==> flow/design.v <==
 `timescale 1ns / 1ps
module calc_logic(
   input clk,
   input rst,
   input [4:0] keycode,
   input newkey,
   output [15:0] Xdisplay,
   output LED_NEG_digit,
   output LED_OVW
   );
   localparam[4:0] KEY_CE = 5'b01100,
                   KEY_CA = 5'b00100,
                   KEY_MULTI = 5'b01001,
                   KEY_SUB = 5'b01010,
                   KEY_ADD = 5'b01011,
                   KEY_SQR = 5'b00001,
                   KEY_CH_SIGN = 5'b00010,
                   KEY_EQUALS = 5'b00011;
   reg signed [17:0] X, nextX, Y, nextY, ANS;
   reg [1:0] OP, nextOP;
   wire ADD = (OP == KEY_ADD [1:0]);
   wire SUB = (OP == KEY_SUB [1:0]);
   wire MULTI = (OP == KEY_MULTI [1:0]);        
   wire OP_T2 = (newkey && (keycode[4:2] == 3'b010) );
   wire CA = (newkey && (keycode == KEY_CA) );             
   wire CE = (newkey && (keycode == KEY_CE) );
   wire digit = (newkey && (keycode[4] == 1'b1) );
   wire EQUALS = (newkey && (keycode == KEY_EQUALS) );
   wire SQR = (newkey && (keycode == KEY_SQR) );
   wire CH_SIGN = (newkey && (keycode == KEY_CH_SIGN) );
   wire [6:0] CONTROL = {CE, CA, OP_T2, digit, EQUALS, SQR, CH_SIGN};  
   wire signed [17:0] ANS_ADD, ANS_MULTI, ANS_SUB, ANS_SQR, ANS_CH_SIGN;
   assign ANS_ADD = X+Y;
   assign ANS_SUB = Y-X;
   assign ANS_MULTI = X*Y;
   assign ANS_SQR = X*X;
   assign ANS_CH_SIGN = X*-1;  
   assign LED_OVW = X[16]; 
   assign Xdisplay = X[15:0];
   assign LED_NEG_digit = X[17];  
   always @ (ADD, MULTI, SUB, ANS_ADD, ANS_MULTI, ANS_SUB, X)
       case({ADD, SUB, MULTI})
           3'b100: ANS = ANS_ADD;
           3'b010: ANS = ANS_SUB;
           3'b001: ANS = ANS_MULTI;
           default: ANS = X;
       endcase   
   always @ (CONTROL, X, keycode, ANS, ANS_SQR, ANS_CH_SIGN)
       casez(CONTROL)
           7'b1000000: nextX = 18'b0;
           7'b?1?????: nextX = 18'b0;
           7'b0010000: nextX = 18'b0;
           7'b0001000: nextX = {X[12:0], keycode[3:0]};  
           7'b0000100: nextX = ANS;
           7'b0000010: nextX = ANS_SQR;
           7'b0000001: nextX = ANS_CH_SIGN;
           default: nextX = X;
       endcase
   always @ (posedge clk or posedge rst)
   begin
       if(rst) X <= 18'b0;
       else X <= nextX;
   end
   always @ (OP_T2, CA, Y, X)
       case({OP_T2, CA})
           2'b00: nextY = Y;
           2'b10: nextY = X;
           default: nextY = 18'b0;
       endcase
   always @ (posedge clk or posedge rst)
     begin
         if(rst) Y <= 18'b0;
         else Y <= nextY;
     end
   always @ (OP_T2, CA, keycode, OP)
       case({OP_T2, CA})
           2'b00: nextOP = OP;
           2'b10: nextOP = keycode[1:0];
           default: nextOP = 2'b0;
       endcase
   always @ (posedge clk or posedge rst)
     begin
         if(rst) OP <= 2'b0;
         else OP <= nextOP;
     end
   endmodule
==> reports on calc_logic <==
Reports on calc_logic
Each step is given for the RTL above and for the edited RTL.
"before" refers to lines of the RTL above, "after" to lines of the edited file.
"change": "after" minus "before" as printed here.
Operators: Yosys type, input widths -> output width; for muxes data width and select width s.
{"block": "design", "top": "calc_logic", "clock": "clk", "lib": "sky130hd", "corner": "tt_025C_1v80"}

The edit
The edit as a unified diff against the file above.
A script made this edit. It changes what the design does and was not meant as an optimisation.
begin of diff
@@ -64,5 +64,4 @@
    always @ (OP_T2, CA, Y, X)
        case({OP_T2, CA})
-           2'b00: nextY = Y;
            2'b10: nextY = X;
            default: nextY = 18'b0;
end of diff

Word level
Counts by Yosys on the flattened word-level netlist (proc, flatten, opt, wreduce; memories kept). Register bits leave out memories and registers merged into their read ports (data or address). Print and check cells are left out. Cells with the same type and inputs are merged into one.
{"block": "word_totals", "item": "mem_count", "before": 0, "after": 0, "change": 0}
{"block": "word_totals", "item": "ramBits", "before": 0, "after": 0, "change": 0}
{"block": "word_totals", "item": "rom_bits", "before": 0, "after": 0, "change": 0}
{"block": "word_totals", "item": "regBits", "before": 38, "after": 38, "change": 0}
{"block": "word_totals", "item": "latchBits", "before": 0, "after": 0, "change": 0}
{"block": "word_totals", "item": "input_bits", "before": 8, "after": 8, "change": 0}
{"block": "word_totals", "item": "output_inout_bits", "before": 18, "after": 18, "change": 0}
{"block": "word_totals", "item": "clocked_rd_ports_x_width", "before": 0, "after": 0, "change": 0}
{"block": "classes", "item": "mux", "before": 4, "after": 4, "change": 0}
{"block": "classes", "item": "n_div", "before": 0, "after": 0, "change": 0}
{"block": "classes", "item": "n_reduce_logical", "before": 11, "after": 11, "change": 0}
{"block": "classes", "item": "n_shift", "before": 0, "after": 0, "change": 0}
{"block": "classes", "item": "n_logic", "before": 0, "after": 0, "change": 0}
{"block": "classes", "item": "n_cmp", "before": 0, "after": 0, "change": 0}
{"block": "classes", "item": "eq_ne", "before": 20, "after": 20, "change": 0}
{"block": "classes", "item": "mul", "before": 2, "after": 2, "change": 0}
{"block": "classes", "item": "n_addsub", "before": 3, "after": 3, "change": 0}
{"block": "ops", "op": "$pmux 18 s2", "before": 1, "after": 0, "change": -1}
{"block": "ops", "op": "$mux 18", "before": 0, "after": 1, "change": 1}
{"block": "ops", "op": "$logic_and 1x1->1", "before": 7, "after": 7, "change": 0}
{"block": "ops", "op": "$eq 2x2->1 const B", "before": 3, "after": 3, "change": 0}
{"block": "ops", "op": "$eq 3x2->1 const B", "before": 2, "after": 2, "change": 0}
{"block": "ops", "op": "$eq 5x2->1 const B", "before": 2, "after": 2, "change": 0}
{"block": "ops", "op": "$mul 18x18->18", "before": 2, "after": 2, "change": 0}
{"block": "ops", "op": "$add 18x18->18", "before": 1, "after": 1, "change": 0}
{"block": "ops", "op": "$eq 2x1->1 const B", "before": 1, "after": 1, "change": 0}
{"block": "ops", "op": "$eq 3x1->1 const B", "before": 1, "after": 1, "change": 0}
{"block": "ops", "op": "$eq 3x3->1 const B", "before": 1, "after": 1, "change": 0}
{"block": "ops", "op": "$eq 5x1->1 const B", "before": 1, "after": 1, "change": 0}
{"block": "ops", "op": "$eq 5x3->1 const B", "before": 1, "after": 1, "change": 0}
{"block": "ops", "op": "$eq 5x4->1 const B", "before": 1, "after": 1, "change": 0}
{"block": "ops", "op": "$eq 7x1->1 const B", "before": 1, "after": 1, "change": 0}
{"block": "ops", "op": "$eq 7x2->1 const B", "before": 1, "after": 1, "change": 0}
{"block": "ops", "op": "$eq 7x3->1 const B", "before": 1, "after": 1, "change": 0}
{"block": "ops", "op": "$eq 7x4->1 const B", "before": 1, "after": 1, "change": 0}
{"block": "ops", "op": "$eq 7x5->1 const B", "before": 1, "after": 1, "change": 0}
{"block": "ops", "op": "$eq 7x7->1 const B", "before": 1, "after": 1, "change": 0}
{"block": "ops", "op": "$logic_not 2->1", "before": 1, "after": 1, "change": 0}
{"block": "ops", "op": "$ne 4x1->1 const B", "before": 1, "after": 1, "change": 0}
{"block": "ops", "op": "$neg 18->18", "before": 1, "after": 1, "change": 0}
{"block": "ops", "op": "$pmux 18 s3", "before": 1, "after": 1, "change": 0}
{"block": "ops", "op": "$pmux 18 s5", "before": 1, "after": 1, "change": 0}
{"block": "ops", "op": "$pmux 2 s2", "before": 1, "after": 1, "change": 0}
{"block": "ops", "op": "$reduce_and 2->1", "before": 1, "after": 1, "change": 0}
{"block": "ops", "op": "$reduce_bool 5->1", "before": 1, "after": 1, "change": 0}
Not every row of either side is listed.

Longest topological paths
Yosys ltp: most cells in a row. Word level: on the elaborated netlist, between registers, memories and ports. Mapped: between sequential cells and ports; inverters and the memories' decode and read muxes count.
{"block": "logic_depth", "item": "word_depth", "before": 6, "after": 6, "change": 0}
{"block": "logic_depth", "item": "ABC_AREA", "before": "0", "after": "0"}
{"block": "logic_depth", "item": "depth_mapped", "before": 24, "after": 24, "change": 0}
{"block": "logic_depth", "item": "depth_no_buf", "before": 22, "after": 22, "change": 0}

Mapped cells and area
Source: synth_stat.txt of the flow (Yosys; design flattened, memories mapped). It holds for the ABC_AREA given above (unset counts as 0); a run with the other value may have another netlist.
{"block": "synth_totals", "item": "cell_count", "before": 1466, "after": 1448, "change": -18}
{"block": "synth_totals", "item": "synth_area_um2", "before": 12731.0, "after": 12544.5, "change": -186.5}
{"block": "synth_totals", "item": "ffs", "before": 38, "after": 38, "change": 0}
{"block": "synth_totals", "item": "buffers", "before": 72, "after": 64, "change": -8}
{"block": "types", "cell": "sky130_fd_sc_hd__a22o_1", "before": 25, "after": 5, "change": -20}
{"block": "types", "cell": "sky130_fd_sc_hd__and2_1", "before": 142, "after": 158, "change": 16}
{"block": "types", "cell": "sky130_fd_sc_hd__a21oi_1", "before": 31, "after": 44, "change": 13}
{"block": "types", "cell": "sky130_fd_sc_hd__nand2_1", "before": 130, "after": 122, "change": -8}
{"block": "types", "cell": "sky130_fd_sc_hd__o21a_1", "before": 15, "after": 7, "change": -8}
{"block": "types", "cell": "sky130_fd_sc_hd__xnor2_1", "before": 79, "after": 73, "change": -6}
{"block": "types", "cell": "sky130_fd_sc_hd__xor2_1", "before": 26, "after": 32, "change": 6}
{"block": "types", "cell": "sky130_fd_sc_hd__nand2b_1", "before": 5, "after": 11, "change": 6}
{"block": "types", "cell": "sky130_fd_sc_hd__a211oi_1", "before": 13, "after": 8, "change": -5}
{"block": "types", "cell": "sky130_fd_sc_hd__nor3_1", "before": 20, "after": 24, "change": 4}
{"block": "types", "cell": "sky130_fd_sc_hd__clkbuf_1", "before": 64, "after": 61, "change": -3}
{"block": "types", "cell": "sky130_fd_sc_hd__nor2b_1", "before": 9, "after": 6, "change": -3}
{"block": "types", "cell": "sky130_fd_sc_hd__nand3_1", "before": 7, "after": 10, "change": 3}
{"block": "types", "cell": "sky130_fd_sc_hd__mux2i_1", "before": 6, "after": 3, "change": -3}
{"block": "types", "cell": "sky130_fd_sc_hd__a221o_1", "before": 4, "after": 1, "change": -3}
{"block": "types", "cell": "sky130_fd_sc_hd__o21ai_1", "before": 3, "after": 0, "change": -3}
{"block": "types", "cell": "sky130_fd_sc_hd__o31ai_1", "before": 3, "after": 6, "change": 3}
{"block": "types", "cell": "sky130_fd_sc_hd__a22oi_1", "before": 1, "after": 4, "change": 3}
Not every row of either side is listed.

Path before layout
OpenSTA on the mapped netlist: ideal clock, no wires. The path of least setup slack (recovery checks aside). Input and output delay are each 20% of the period. Register names are those of the netlist, which keeps one name where synthesis merged equal registers.
{"block": "synth_path", "item": "path_type", "before": "register to register", "after": "register to register"}
{"block": "synth_path", "item": "startpoint", "before": "register X[9]", "after": "register X[3]"}
{"block": "synth_path", "item": "endpoint", "before": "register X[17]", "after": "register X[17]"}
{"block": "synth_path", "item": "period_ps", "before": 8000, "after": 8000, "change": 0}
{"block": "synth_path", "item": "path_delay_ps", "before": 6069, "after": 6249, "change": 180}
{"block": "synth_path", "item": "path_buffers", "before": 3, "after": 3, "change": 0}
{"block": "synth_path", "item": "arrival_ps", "before": 5943, "after": 6123, "change": 180}
{"block": "synth_path", "item": "driving_pins", "before": 22, "after": 24, "change": 2}
{"block": "synth_path", "item": "setup_slack_ps", "before": 1931, "after": 1751, "change": -180}
{"block": "synth_path", "item": "setup_time_ps", "before": 126, "after": 126, "change": 0}
{"block": "synth_path", "item": "synth_period_reached_ps", "before": 6069, "after": 6249, "change": 180}
"path_delay_ps" = arrival - input delay + setup time.
"driving_pins": output pins that drive a net of the path, with the launching flip-flop's if there is one; two outputs of one cell count as two.
"synth_period_reached_ps" = period - worst setup slack (recovery checks aside). The figure is calculated, with input and output delays left at 20% of the set period.
The rows between start and end are the longest chain of elaborated cells between them; the timing report does not say that the signal goes this way. Where chains are equally long, one stands for them.
Each line given opens the expression or statement behind the cell; cells for indexed reads and writes are added by Yosys, which also makes memories of some case tables.
{"block": "synth_between_before", "path_cell_list": "sky130_fd_sc_hd__dfrtp_1 > sky130_fd_sc_hd__clkbuf_1 > sky130_fd_sc_hd__clkbuf_1 > sky130_fd_sc_hd__clkbuf_1 > sky130_fd_sc_hd__and2_1 > sky130_fd_sc_hd__fa_1 > sky130_fd_sc_hd__fa_1 > sky130_fd_sc_hd__ha_1 > sky130_fd_sc_hd__fa_1 > sky130_fd_sc_hd__inv_1 > sky130_fd_sc_hd__fa_1 > sky130_fd_sc_hd__fa_1 > sky130_fd_sc_hd__inv_1 > sky130_fd_sc_hd__ha_1 > sky130_fd_sc_hd__or3_1 > sky130_fd_sc_hd__o21bai_1 > sky130_fd_sc_hd__a311o_1 > sky130_fd_sc_hd__a21o_1 > sky130_fd_sc_hd__a21oi_1 > sky130_fd_sc_hd__xnor2_1 > sky130_fd_sc_hd__o22ai_1 > sky130_fd_sc_hd__a221o_1", "elab_chain_len": 3, "cone_cells": 7, "cone_lines": 7, "cone_classes": "add/sub: 3; mul: 2; mux: 2"}
{"block": "synth_lines_before", "item": "start: declaration", "line": 19, "rtl": "reg signed [17:0] X, nextX, Y, nextY, ANS;"}
{"block": "synth_lines_before", "item": "start: assignment", "line": 61, "rtl": "if(rst) X <= 18'b0;"}
{"block": "synth_lines_before", "item": "start: assignment", "line": 62, "rtl": "else X <= nextX;"}
{"block": "synth_lines_before", "item": "$mul 18x18->18", "line": 35, "rtl": "assign ANS_MULTI = X*Y;"}
{"block": "synth_lines_before", "item": "$pmux 18 s3", "line": 42, "rtl": "case({ADD, SUB, MULTI})"}
{"block": "synth_lines_before", "item": "$pmux 18 s5", "line": 49, "rtl": "casez(CONTROL)"}
{"block": "synth_lines_before", "item": "end: assignment", "line": 61}
{"block": "synth_lines_before", "item": "end: assignment", "line": 62}
{"block": "synth_lines_before", "item": "end: declaration", "line": 19}
{"block": "synth_between_after", "path_cell_list": "sky130_fd_sc_hd__dfrtp_1 > sky130_fd_sc_hd__clkbuf_1 > sky130_fd_sc_hd__clkbuf_1 > sky130_fd_sc_hd__clkbuf_1 > sky130_fd_sc_hd__nand2_1 > sky130_fd_sc_hd__fa_1 > sky130_fd_sc_hd__inv_1 > sky130_fd_sc_hd__fa_1 > sky130_fd_sc_hd__ha_1 > sky130_fd_sc_hd__ha_1 > sky130_fd_sc_hd__ha_1 > sky130_fd_sc_hd__inv_1 > sky130_fd_sc_hd__fa_1 > sky130_fd_sc_hd__inv_1 > sky130_fd_sc_hd__ha_1 > sky130_fd_sc_hd__fa_1 > sky130_fd_sc_hd__a211o_1 > sky130_fd_sc_hd__a2111oi_0 > sky130_fd_sc_hd__o31ai_1 > sky130_fd_sc_hd__o21ai_0 > sky130_fd_sc_hd__nand2b_1 > sky130_fd_sc_hd__a21oi_1 > sky130_fd_sc_hd__xnor2_1 > sky130_fd_sc_hd__a221o_1", "elab_chain_len": 3, "cone_cells": 7, "cone_lines": 7, "cone_classes": "add/sub: 3; mul: 2; mux: 2"}
{"block": "synth_lines_after", "item": "start: declaration", "line": 19, "rtl": "reg signed [17:0] X, nextX, Y, nextY, ANS;"}
{"block": "synth_lines_after", "item": "start: assignment", "line": 61, "rtl": "if(rst) X <= 18'b0;"}
{"block": "synth_lines_after", "item": "start: assignment", "line": 62, "rtl": "else X <= nextX;"}
{"block": "synth_lines_after", "item": "$mul 18x18->18", "line": 35, "rtl": "assign ANS_MULTI = X*Y;"}
{"block": "synth_lines_after", "item": "$pmux 18 s3", "line": 42, "rtl": "case({ADD, SUB, MULTI})"}
{"block": "synth_lines_after", "item": "$pmux 18 s5", "line": 49, "rtl": "casez(CONTROL)"}
{"block": "synth_lines_after", "item": "end: assignment", "line": 61}
{"block": "synth_lines_after", "item": "end: assignment", "line": 62}
{"block": "synth_lines_after", "item": "end: declaration", "line": 19}

Timing after layout
From the final timing report of each run of pair 1: the path of least setup slack in the routed layout; clock arrival at registers is part of the times.
The report prints the path's times to 10 ps; the period is as set.
{"block": "layout_path", "item": "path_type", "before": "register to register", "after": "register to register"}
{"block": "layout_path", "item": "startpoint", "before": "register X[9]", "after": "register X[4]"}
{"block": "layout_path", "item": "endpoint", "before": "register X[17]", "after": "register X[17]"}
{"block": "layout_path", "item": "driving_pins", "before": 21, "after": 21, "change": 0}
{"block": "layout_path", "item": "arrival_ps", "before": 6690, "after": 6520, "change": -170}
{"block": "layout_path", "item": "setup_time_ps", "before": 110, "after": 120, "change": 10}
{"block": "layout_path", "item": "setup_slack_ps", "before": 1490, "after": 1650, "change": 160}
{"block": "layout_path", "item": "path_buffers", "before": 0, "after": 0, "change": 0}
{"block": "layout_path", "item": "period_ps", "before": 8000, "after": 8000, "change": 0}
The rows between start and end are the longest chain of elaborated cells between them; the timing report does not say that the signal goes this way. Where chains are equally long, one stands for them.
{"block": "layout_between_before", "path_cell_list": "sky130_fd_sc_hd__dfrtp_1 > sky130_fd_sc_hd__and2_1 > sky130_fd_sc_hd__fa_1 > sky130_fd_sc_hd__fa_1 > sky130_fd_sc_hd__ha_1 > sky130_fd_sc_hd__inv_1 > sky130_fd_sc_hd__fa_1 > sky130_fd_sc_hd__inv_1 > sky130_fd_sc_hd__fa_1 > sky130_fd_sc_hd__inv_1 > sky130_fd_sc_hd__fa_1 > sky130_fd_sc_hd__inv_1 > sky130_fd_sc_hd__ha_1 > sky130_fd_sc_hd__or3_1 > sky130_fd_sc_hd__o21bai_1 > sky130_fd_sc_hd__a311o_1 > sky130_fd_sc_hd__a21o_1 > sky130_fd_sc_hd__a21oi_1 > sky130_fd_sc_hd__xnor2_1 > sky130_fd_sc_hd__o22ai_1 > sky130_fd_sc_hd__a221o_1", "elab_chain_len": 3, "cone_cells": 7, "cone_lines": 7, "cone_classes": "add/sub: 3; mul: 2; mux: 2"}
{"block": "layout_lines_before", "item": "start: declaration", "line": 19, "rtl": "reg signed [17:0] X, nextX, Y, nextY, ANS;"}
{"block": "layout_lines_before", "item": "start: assignment", "line": 61, "rtl": "if(rst) X <= 18'b0;"}
{"block": "layout_lines_before", "item": "start: assignment", "line": 62, "rtl": "else X <= nextX;"}
{"block": "layout_lines_before", "item": "$mul 18x18->18", "line": 35, "rtl": "assign ANS_MULTI = X*Y;"}
{"block": "layout_lines_before", "item": "$pmux 18 s3", "line": 42, "rtl": "case({ADD, SUB, MULTI})"}
{"block": "layout_lines_before", "item": "$pmux 18 s5", "line": 49, "rtl": "casez(CONTROL)"}
{"block": "layout_lines_before", "item": "end: assignment", "line": 61}
{"block": "layout_lines_before", "item": "end: assignment", "line": 62}
{"block": "layout_lines_before", "item": "end: declaration", "line": 19}
{"block": "layout_between_after", "path_cell_list": "sky130_fd_sc_hd__dfrtp_1 > sky130_fd_sc_hd__inv_1 > sky130_fd_sc_hd__nor2_1 > sky130_fd_sc_hd__fa_1 > sky130_fd_sc_hd__ha_1 > sky130_fd_sc_hd__a21o_1 > sky130_fd_sc_hd__ha_1 > sky130_fd_sc_hd__fa_1 > sky130_fd_sc_hd__ha_1 > sky130_fd_sc_hd__inv_1 > sky130_fd_sc_hd__fa_1 > sky130_fd_sc_hd__inv_1 > sky130_fd_sc_hd__ha_1 > sky130_fd_sc_hd__o21a_1 > sky130_fd_sc_hd__a2111oi_0 > sky130_fd_sc_hd__o31ai_1 > sky130_fd_sc_hd__o21ai_0 > sky130_fd_sc_hd__nand2b_1 > sky130_fd_sc_hd__a21oi_1 > sky130_fd_sc_hd__xnor2_1 > sky130_fd_sc_hd__a221o_1", "elab_chain_len": 3, "cone_cells": 7, "cone_lines": 7, "cone_classes": "add/sub: 3; mul: 2; mux: 2"}
{"block": "layout_lines_after", "item": "start: declaration", "line": 19, "rtl": "reg signed [17:0] X, nextX, Y, nextY, ANS;"}
{"block": "layout_lines_after", "item": "start: assignment", "line": 61, "rtl": "if(rst) X <= 18'b0;"}
{"block": "layout_lines_after", "item": "start: assignment", "line": 62, "rtl": "else X <= nextX;"}
{"block": "layout_lines_after", "item": "$mul 18x18->18", "line": 35, "rtl": "assign ANS_MULTI = X*Y;"}
{"block": "layout_lines_after", "item": "$pmux 18 s3", "line": 42, "rtl": "case({ADD, SUB, MULTI})"}
{"block": "layout_lines_after", "item": "$pmux 18 s5", "line": 49, "rtl": "casez(CONTROL)"}
{"block": "layout_lines_after", "item": "end: assignment", "line": 61}
{"block": "layout_lines_after", "item": "end: assignment", "line": 62}
{"block": "layout_lines_after", "item": "end: declaration", "line": 19}

Measured runs
Runs of the flow (Yosys, OpenROAD) on both versions; the two runs of a pair have the same settings. The constraints put input and output delay at 20% of the set period each and load the outputs with 0.01 pF.
{"block": "flow_settings_pair_1", "CORE_UTILIZATION": 40, "period_ns": 8.0, "CAP_MARGIN": 20, "CORE_MARGIN": 2, "SLEW_MARGIN": 20}
{"block": "measured_pair_1", "item": "ws_hold_ps", "before": 588, "after": 633, "change": 45}
{"block": "measured_pair_1", "item": "timing.setup.tns_ps", "before": 0, "after": 0, "change": 0}
{"block": "measured_pair_1", "item": "finalUtil_pct", "before": 43.1, "after": 43.3, "change": 0.2}
{"block": "measured_pair_1", "item": "stdcell_area_um2", "before": 13575.5, "after": 13309.0, "change": -266.5}
{"block": "measured_pair_1", "item": "yosys.chip_area_um2", "before": 12731.0, "after": 12544.5, "change": -186.5}
{"block": "measured_pair_1", "item": "clock_period_reached_ps", "before": 6506, "after": 6351, "change": -155}
{"block": "measured_pair_1", "item": "total_die_area_um2", "before": 33269.8, "after": 32793.6, "change": -476.2}
{"block": "measured_pair_1", "item": "power_w", "before": 0.001275, "after": 0.001089, "change": -0.000186}
{"block": "measured_pair_1", "item": "fin_ws_ps", "before": 1494, "after": 1649, "change": 155}
"clock_period_reached_ps" means the clock period less the worst setup slack. The figure is calculated, with input and output delays left at 20% of the set period.
By "power_w" is meant OpenSTA's value without simulated activity: inputs other than the clock are taken to toggle once in ten clock periods, and the tool carries that through the logic.
